==> flow/design.v <==
`timescale 1ns / 1ps
module PC(
    input clk,                  
    input rst,                  
    input load,                 
    input [15:0] data,          
    output reg [15:0] count     
);
    always @(posedge clk or posedge rst) begin
        if (rst) begin
            count <= 16'b0;     
        end else if (load) begin
            count <= data;      
        end else begin
            count <= count + 1;  
        end
    end
endmodule
module ControlUnit (
    input [3:0] opcode,       
    output reg mem_read,      
    output reg mem_write,     
    output reg reg_write,     
    output reg [3:0] alu_op,  
    output reg pc_write,      
    output reg branch_eq,     
    output reg branch_ne,     
    output reg imm_load       
);
    always @(*) begin
        mem_read = 0;
        mem_write = 0;
        reg_write = 0;
        alu_op = 4'b0000;
        pc_write = 0;
        branch_eq = 0;
        branch_ne = 0;
        imm_load = 0;
        case (opcode)
            4'b0000: begin  
                alu_op = 4'b0000;  
                reg_write = 1;
            end
            4'b0001: begin  
                alu_op = 4'b0001;  
                reg_write = 1;
            end
            4'b0010: begin  
                alu_op = 4'b0010;  
                reg_write = 1;
            end
            4'b0011: begin  
                alu_op = 4'b0011;  
                reg_write = 1;
            end
            4'b0100: begin  
                alu_op = 4'b0100;  
                reg_write = 1;
            end
            4'b0101: begin  
                alu_op = 4'b0101;  
                reg_write = 1;
            end
            4'b0110: begin  
                alu_op = 4'b0110;  
                reg_write = 1;
            end
            4'b0111: begin  
                alu_op = 4'b0111;  
                reg_write = 1;
            end
            4'b1000: begin  
                alu_op = 4'b1000;  
                mem_read = 1;
                reg_write = 1;
            end
            4'b1001: begin  
                alu_op = 4'b1001;  
                mem_write = 1;
            end
            4'b1010: begin  
                alu_op = 4'b1010;  
                reg_write = 1;
            end
            4'b1011: begin  
                imm_load = 1;
                reg_write = 1;
            end
            4'b1100: begin  
                alu_op = 4'b1100;  
                pc_write = 1;
            end
            4'b1101: begin  
                alu_op = 4'b1101;  
                branch_eq = 1;
            end
            4'b1110: begin  
                alu_op = 4'b1110;  
                branch_ne = 1;
            end
            4'b1111: begin  
            end
            default: begin
                alu_op = 4'b0000;
            end
        endcase
        if (mem_write) begin
            pc_write = 0;  
        end
        if (mem_read) begin
            pc_write = 0;  
        end
    end
endmodule
`timescale 1ns / 1ps
module RegisterFile(
    input clk,                      
    input rst,                      
    input [3:0] read_addr1,         
    input [3:0] read_addr2,         
    input [3:0] write_addr,         
    input [15:0] write_data,        
    input write_enable,             
    output reg [15:0] read_data1,   
    output reg [15:0] read_data2    
);
    reg [15:0] registers [0:15];
    always @(*) begin
        read_data1 = registers[read_addr1];
        read_data2 = registers[read_addr2];
    end
    always @(posedge clk or posedge rst) begin
        if (rst) begin
         integer i;
            for (i = 0; i < 16; i = i + 1) begin
                registers[i] <= 16'b0;
            end
        end else if (write_enable) begin
            registers[write_addr] <= write_data;
        end
    end
endmodule
`timescale 1ns / 1ps
module alu(
    input clk,                
    input rst,                
    input load,               
    input en,                 
    input wr_en,              
    input [3:0] OPsel,        
    input [15:0] A,           
    input [15:0] B,           
    output reg [15:0] result,  
    output reg Z,             
    output reg N,             
    output reg C,             
    output reg V,             
    output [15:0] pc_out,     
    output [15:0] mem_data,   
    output        mem_en,      
    output        mem_wr_en,   
    output [15:0] mem_addr,    
    output [15:0] mem_wr_data, 
    input  [15:0] mem_rd_data  
);
    reg pc_load;  
    PC pc_inst(
        .clk(clk),
        .rst(rst),
        .load(pc_load),
        .data(B),        
        .count(pc_out)   
    );
    reg [15:0] wr_data;  
    assign mem_en      = en;
    assign mem_wr_en   = wr_en;
    assign mem_addr    = B;        
    assign mem_wr_data = wr_data;
    assign mem_data    = mem_rd_data;  
    always @(*) begin
        result = 16'b0;
        wr_data = A;
        pc_load = 0;
        Z = 0;
        N = 0;
        C = 0;
        V = 0;
        case (OPsel)
            4'b0000: begin  
                {C, result} = A + B;                 
                V = (~A[15] & ~B[15] & result[15]) | (A[15] & B[15] & ~result[15]);  
            end
            4'b0001: begin  
                {C, result} = A - B;                 
                V = (A[15] & ~B[15] & ~result[15]) | (~A[15] & B[15] & result[15]);  
            end
            4'b0010: result = A * B;                 
            4'b0011: result = (B != 0) ? A / B : 16'b0;  
            4'b0100: result = A & B;                 
            4'b0101: result = A | B;                 
            4'b0110: result = A ^ B;                 
            4'b0111: result = ~A;                    
            4'b1000: result = mem_data;              
            4'b1001: wr_data = A;                    
            4'b1100: begin                           
                pc_load = 1;                         
            end
            4'b1101: begin                           
                if (!Z)
                    pc_load = 1;                     
            end
            4'b1110: begin                           
                if (Z)
                    pc_load = 1;                     
            end
            4'b1111: ;                               
            default: result = 16'b0;                 
        endcase
        Z = (result == 16'b0) ? 1'b1 : 1'b0;   
        N = result[15];                        
    end
endmodule
`timescale 1ns / 1ps
module Datapath(
    input clk,
    input rst,
    input [15:0] gpio_in,
    output [15:0] gpio_out,
    output [15:0] imem_addr,
    input  [15:0] imem_rdata,
    output        dmem_en,
    output        dmem_we,
    output [15:0] dmem_addr,
    output [15:0] dmem_wdata,
    input  [15:0] dmem_rdata
);
    wire [15:0] instruction;
    wire [3:0] opcode;
    wire [3:0] rs1, rs2, rd;
    wire [15:0] imm;
    wire [15:0] A, B;
    wire [15:0] alu_result;
    wire [15:0] mem_data;
    wire [15:0] pc_out;
    wire mem_read, mem_write, reg_write, pc_write, branch_eq, branch_ne, imm_load;
    wire [3:0] alu_op;
    PC pc_inst (
        .clk(clk),
        .rst(rst),
        .load(pc_write),
        .data(alu_result),    
        .count(pc_out)
    );
    assign imem_addr = pc_out;
    assign instruction = imem_rdata;
    assign opcode = instruction[15:12];
    assign rs1 = instruction[11:8];
    assign rs2 = instruction[7:4];
    assign rd = instruction[3:0];
    assign imm = instruction[7:0];  
    ControlUnit cu (
        .opcode(opcode),
        .mem_read(mem_read),
        .mem_write(mem_write),
        .reg_write(reg_write),
        .alu_op(alu_op),
        .pc_write(pc_write),
        .branch_eq(branch_eq),
        .branch_ne(branch_ne),
        .imm_load(imm_load)
    );
    RegisterFile rf (
        .clk(clk),
        .rst(rst),
        .read_addr1(rs1),
        .read_addr2(rs2),
        .write_addr(rd),
        .write_data(alu_result),    
        .write_enable(reg_write),
        .read_data1(A),
        .read_data2(B)
    );
    alu alu_inst (
        .clk(clk),
        .rst(rst),
        .load(pc_write),
        .en(mem_read | mem_write),
        .wr_en(mem_write),
        .OPsel(alu_op),
        .A(A),
        .B(B),
        .result(alu_result),
        .Z(),
        .N(),
        .C(),
        .V(),
        .pc_out(),      
        .mem_data(mem_data),
        .mem_en(dmem_en),
        .mem_wr_en(dmem_we),
        .mem_addr(dmem_addr),
        .mem_wr_data(dmem_wdata),
        .mem_rd_data(dmem_rdata)
    );
    assign gpio_out = A;   
endmodule
Tool chain data of Datapath. What the tools print for Datapath, step after step. Lines are those of the file above, counted from 1. Operators: Yosys type, input widths -> output width; for muxes data width and select width s. Library cell names are shortened. Not given: --

Top: Datapath. Clock: clk. Library: sky130hd. Library corner: tt_025C_1v80.

After elaboration. Counts by Yosys on the flattened word-level netlist (proc, flatten, opt, wreduce). Print and check cells are left out. Cells with the same type and inputs are merged into one. Yosys's memory passes give these memory sizes; they may raise the number of words (mostly to a power of two), join words into wider ones and drop unused or constant bits.

Under register bits stands 272. For memory bits (read-only) the number is 176. For memories kept the number is 1. Under bits of input ports stands 50. Under output and inout bits stands 66. Cells after elaboration: 109.

For add/subtract/negate cells the number is 3. The entry for multiply operators reads 1. The entry for div/mod/pow operators reads 1. The figure for eq/ne operators is 53. Under muxes and demuxes stands 7. For bitwise logic cells the number is 5. The entry for reductions and logical operators reads 21.

Memory list: (no name shown) (depth 16, width 11, read ports 1, wr ports 0, line 39) `case (opcode)`.

Operator list (count): $pmux 16 s16 (2); $div 16x16->16 (1); $mul 16x16->16 (1); $pmux 16 s9 (1); $eq 4x4->1 const B (25); $eq 4x3->1 const B (16); $reduce_and 2->1 (16); $eq 4x2->1 const B (8); $mux 16 (2); $add 16x1->16 const B (1); $add 16x16->16 (1); $sub 16x16->16 (1); $and 16x16->16 (1); $or 16x16->16 (1); $xor 16x16->16 (1); $not 16->16 (1); $reduce_bool 16->1 (1); $eq 4x1->1 const B (4); $logic_not 4->1 (4); $mux 1 (2); $or 1x1->1 (1).

Depth. Yosys ltp: most cells in a row. Word level: on the elaborated netlist, between registers, memories and ports. Mapped: between sequential cells and ports; inverters and the memories' decode and read muxes count.

For depth in word-level cells the number is 6. For ABC_AREA the number is 1. Under gate-level depth with buffers stands 262.

After synthesis. Yosys stat after the flow's synthesis: flattened, memories mapped to cells. It holds for the ABC_AREA given above (unset counts as 0); a run with the other value may have another netlist. Totals and module areas in this step are rounded.

Cell types: dfrtp_1 (count 272, total area 6.81E+03 um2); nand2_1 (count 1133, total area 4.25E+03 um2); ha_1 (count 236, total area 2.95E+03 um2); mux2_2 (count 170, total area 1.91E+03 um2); inv_1 (count 471, total area 1.77E+03 um2); fa_1 (count 81, total area 1.62E+03 um2); nor2_1 (count 408, total area 1.53E+03 um2); nand3_1 (count 233, total area 1.17E+03 um2); o21ai_0 (count 167, total area 835.802 um2); xor2_1 (count 63, total area 551.779 um2); xnor2_1 (count 57, total area 499.229 um2); a21oi_1 (count 80, total area 400.384 um2); clkbuf_1 (count 75, total area 281.52 um2); a21o_1 (count 28, total area 210.202 um2); or2_2 (count 31, total area 193.936 um2); o21ai_2 (count 19, total area 166.41 um2); buf_2 (count 33, total area 165.158 um2); o21ai_1 (count 33, total area 165.158 um2).

Other cell types: 47; their cells: 274.

For cell count the number is 3864. For synthesis area the number is 27480 um2. The figure for mapped flip-flops is 272.

Path before layout. Source: OpenSTA report_checks on the synthesized netlist (no wires, ideal clock, input and output delay 20% of the period each), path of least setup slack; recovery checks are left aside. Register names are those of the netlist, which keeps one name where synthesis merged equal registers.

Path type: input -> register. Start point: input imem_rdata[7]. End point: register rf.registers[13][0]. The figure for clock period is 45000 ps. The entry for input delay reads 9000 ps. The figure for arrival is 39257 ps. Data required time: 44875 ps. The figure for setup slack is 5618 ps. Under delay of the path stands 30382 ps. Under driving pins on the path stands 253. Under period reached after synthesis stands 39382 ps.

"delay of the path" = arrival - input delay + setup time. "driving pins on the path": output pins that drive a net of the path, with the launching flip-flop's if there is one; two outputs of one cell count as two. "period reached after synthesis" = period - worst setup slack (recovery checks aside). The figure is calculated, with input and output delays left at 20% of the set period. The rows between start and end are the longest chain of elaborated cells between them; the timing report does not say that the signal goes this way. Where chains are equally long, one stands for them. Each line given opens the expression or statement behind the cell; cells for indexed reads and writes are added by Yosys, which also makes memories of some case tables.

Cells stage by stage: inv_1 -> nand2_1 -> nor2_1 -> buf_2 -> inv_1 -> o22ai_1 -> a221oi_1 -> nand2_1 -> o22ai_2 -> inv_1 -> ha_1 -> inv_1 -> o21ai_0 -> nor2_1 -> nand2_1 -> nand2_1 -> nand2_1 -> ha_1 -> [217 not listed] -> buf_2 -> nand2_1 -> o21ai_0 -> ha_1 -> a21oi_1 -> nor2_1 -> o21a_1 -> o21a_1 -> o21a_1 -> o21ai_0 -> nand2_1 -> a21oi_1 -> o211ai_1 -> nand4_1 -> o211ai_1 -> a221o_1 -> clkbuf_1 -> mux2_2. The figure for cells in the longest elaborated chain is 5. The entry for elaborated cells between the ends (all ways) reads 27. The figure for RTL lines with such cells is 9. Classes of those cells: 2 x add/sub; 1 x mul; 1 x div; 15 x eq/ne; 3 x mux; 3 x logic; 2 x reduce/logical.

RTL lines, path after synthesis: from (decl) (line 230) `input  [15:0] imem_rdata,`; $eq 4x4->1 (line 130) `read_data2 = registers[read_addr2];`; $pmux 16 s16 (line 130); $div 16x16->16 (line 198) `4'b0011: result = (B != 0) ? A / B : 16'b0;`; $mux 16 (line 198); $pmux 16 s9 (line 188) `case (OPsel)`; to (assign) (line 136) `registers[i] <= 16'b0;`; to (assign) (line 139) `registers[write_addr] <= write_data;`; to (decl) (line 127) `reg [15:0] registers [0:15];`.

Path in the finished layout. Path of least setup slack in the final report of flow run A (OpenROAD, finished layout, wires in). Where an end is a register, its clock arrival counts in the times. The report prints the path's times to 10 ps; the period is as set.

Path type: input -> register. Start point: input imem_rdata[7]. End point: register rf.registers[12][0]. The figure for clock period is 60700 ps. The entry for input delay reads 12140 ps. The figure for arrival is 50720 ps. Data required time: 61190 ps. The figure for setup slack is 10470 ps. Under driving pins on the path stands 245.

The rows between start and end are the longest chain of elaborated cells between them; the timing report does not say that the signal goes this way. Where chains are equally long, one stands for them.

Cells stage by stage: clkdlybuf4s50_1 -> inv_1 -> nand2_1 -> nor2_2 -> buf_4 -> inv_1 -> o22ai_1 -> a221oi_1 -> nand2_1 -> o22ai_2 -> buf_4 -> inv_1 -> ha_1 -> inv_1 -> o21ai_0 -> nor2_1 -> nand2_1 -> nand2_1 -> [209 not listed] -> nand2_1 -> nand2_1 -> nand2_1 -> o21ai_0 -> ha_1 -> a21oi_1 -> nor2_1 -> o21a_1 -> o21a_1 -> o21a_1 -> o21ai_0 -> nand2_1 -> a21oi_1 -> o211ai_1 -> nand4_1 -> o211ai_1 -> a221o_1 -> mux2_2. The figure for cells in the longest elaborated chain is 5. The entry for elaborated cells between the ends (all ways) reads 27. The figure for RTL lines with such cells is 9. Classes of those cells: 2 x add/sub; 1 x mul; 1 x div; 15 x eq/ne; 3 x mux; 3 x logic; 2 x reduce/logical.

RTL lines, path after layout: from (decl) (line 230) `input  [15:0] imem_rdata,`; $eq 4x4->1 (line 130) `read_data2 = registers[read_addr2];`; $pmux 16 s16 (line 130); $div 16x16->16 (line 198) `4'b0011: result = (B != 0) ? A / B : 16'b0;`; $mux 16 (line 198); $pmux 16 s9 (line 188) `case (OPsel)`; to (assign) (line 136) `registers[i] <= 16'b0;`; to (assign) (line 139) `registers[write_addr] <= write_data;`; to (decl) (line 127) `reg [15:0] registers [0:15];`.

Wiki page: Datapath / flow data

Datapath through Yosys and OpenROAD on sky130hd: 6 stored runs, unordered, with their settings and measured results. The constraints put input and output delay at 20% of the set period each and load the outputs with 0.01 pF. "clock period reached" means the clock period less the worst setup slack. The figure is calculated, with input and output delays left at 20% of the set period. The measured numbers are rounded.

Flow run A has these settings: ABC_AREA 1; CAP_MARGIN 15; CTS_CLUSTER_SIZE 74; GPL_TIMING_DRIVEN 1; MIN_ROUTING_LAYER met2; PLACE_DENSITY_LB_ADDON 0.24; SETUP_SLACK_MARGIN 5.0; period_ns 60.7; CORE_MARGIN 2; CORE_UTILIZATION 40; SLEW_MARGIN 20. The cell area after synthesis comes to 27,480 um2. The standard-cell area after routing reads 30,950 um2. The measured setup slack of the worst path is 10,470 ps. The worst hold slack after layout stands at 498 ps. The total negative slack on setup checks stands at 0 ps. For the die size the run shows 70,820 um2. For the clock period reached the run shows 50,230 ps.

Flow run B has these settings: ABC_AREA 1; CAP_MARGIN 15; CTS_CLUSTER_DIAMETER 65; CTS_CLUSTER_SIZE 74; GPL_TIMING_DRIVEN 1; MIN_ROUTING_LAYER met2; PLACE_DENSITY_LB_ADDON 0.24; TNS_END_PERCENT 40; period_ns 60.7; CORE_MARGIN 2; CORE_UTILIZATION 40; SLEW_MARGIN 20. For the die size the run shows 70,820 um2. The total negative slack on setup checks stands at 0 ps. The worst hold slack after layout stands at 499 ps. The measured setup slack of the worst path is 10,380 ps. For the clock period reached the run shows 50,318 ps. The cell area after synthesis comes to 27,480 um2. The standard-cell area after routing reads 30,600 um2.

Flow run C has these settings: ABC_AREA 0; CAP_MARGIN 5; CELL_PAD_IN_SITES_GLOBAL_PLACEMENT 0; CORE_MARGIN 10; CORE_UTILIZATION 60; CTS_CLUSTER_DIAMETER 214; CTS_CLUSTER_SIZE 74; GPL_ROUTABILITY_DRIVEN 1; HOLD_SLACK_MARGIN 0.1; MAX_ROUTING_LAYER met4; MIN_ROUTING_LAYER met1; PLACE_DENSITY_LB_ADDON 0.28; SETUP_SLACK_MARGIN 5.0; SLEW_MARGIN 30; TNS_END_PERCENT 15; period_ns 34.5. The standard-cell area after routing reads 37,580 um2. For the die size the run shows 56,240 um2. The worst hold slack after layout stands at 540 ps. The cell area after synthesis comes to 28,290 um2. The total negative slack on setup checks stands at -35,150 ps. The measured setup slack of the worst path is -1,914 ps. For the clock period reached the run shows 36,414 ps.

Flow run D has these settings: CELL_PAD_IN_SITES_DETAIL_PLACEMENT 1; CELL_PAD_IN_SITES_GLOBAL_PLACEMENT 3; CORE_ASPECT_RATIO 1.86; CORE_UTILIZATION 41; CTS_CLUSTER_DIAMETER 174; CTS_CLUSTER_SIZE 83; GPL_TIMING_DRIVEN 1; MAX_ROUTING_LAYER met4; PLACE_DENSITY_LB_ADDON 0.14; SETUP_SLACK_MARGIN 5.0; period_ns 43.7; CAP_MARGIN 20; CORE_MARGIN 2; SLEW_MARGIN 20. The cell area after synthesis comes to 28,290 um2. For the clock period reached the run shows 37,983 ps. For the die size the run shows 71,230 um2. The total negative slack on setup checks stands at 0 ps. The measured setup slack of the worst path is 5,717 ps. The standard-cell area after routing reads 34,930 um2. The worst hold slack after layout stands at 539 ps.

Flow run E has these settings: ABC_AREA 1; CELL_PAD_IN_SITES_GLOBAL_PLACEMENT 0; CORE_MARGIN 10; CORE_UTILIZATION 60; CTS_CLUSTER_DIAMETER 26; GPL_ROUTABILITY_DRIVEN 1; HOLD_SLACK_MARGIN 0.1; MAX_ROUTING_LAYER met4; MIN_ROUTING_LAYER met1; PLACE_DENSITY_LB_ADDON 0.28; SETUP_SLACK_MARGIN 5.0; SLEW_MARGIN 30; period_ns 40.3; CAP_MARGIN 20. Outcome: incomplete, routing halted on GRT-0232.

Flow run F has these settings: ABC_AREA 0; CAP_MARGIN 5; CELL_PAD_IN_SITES_DETAIL_PLACEMENT 2; CELL_PAD_IN_SITES_GLOBAL_PLACEMENT 0; CORE_MARGIN 10; CORE_UTILIZATION 60; CTS_CLUSTER_DIAMETER 133; CTS_CLUSTER_SIZE 74; GPL_ROUTABILITY_DRIVEN 1; MAX_ROUTING_LAYER met4; MIN_ROUTING_LAYER met1; PLACE_DENSITY_LB_ADDON 0.13; SLEW_MARGIN 30; TNS_END_PERCENT 45; period_ns 34.5. Outcome: incomplete, placement halted on a tool error.
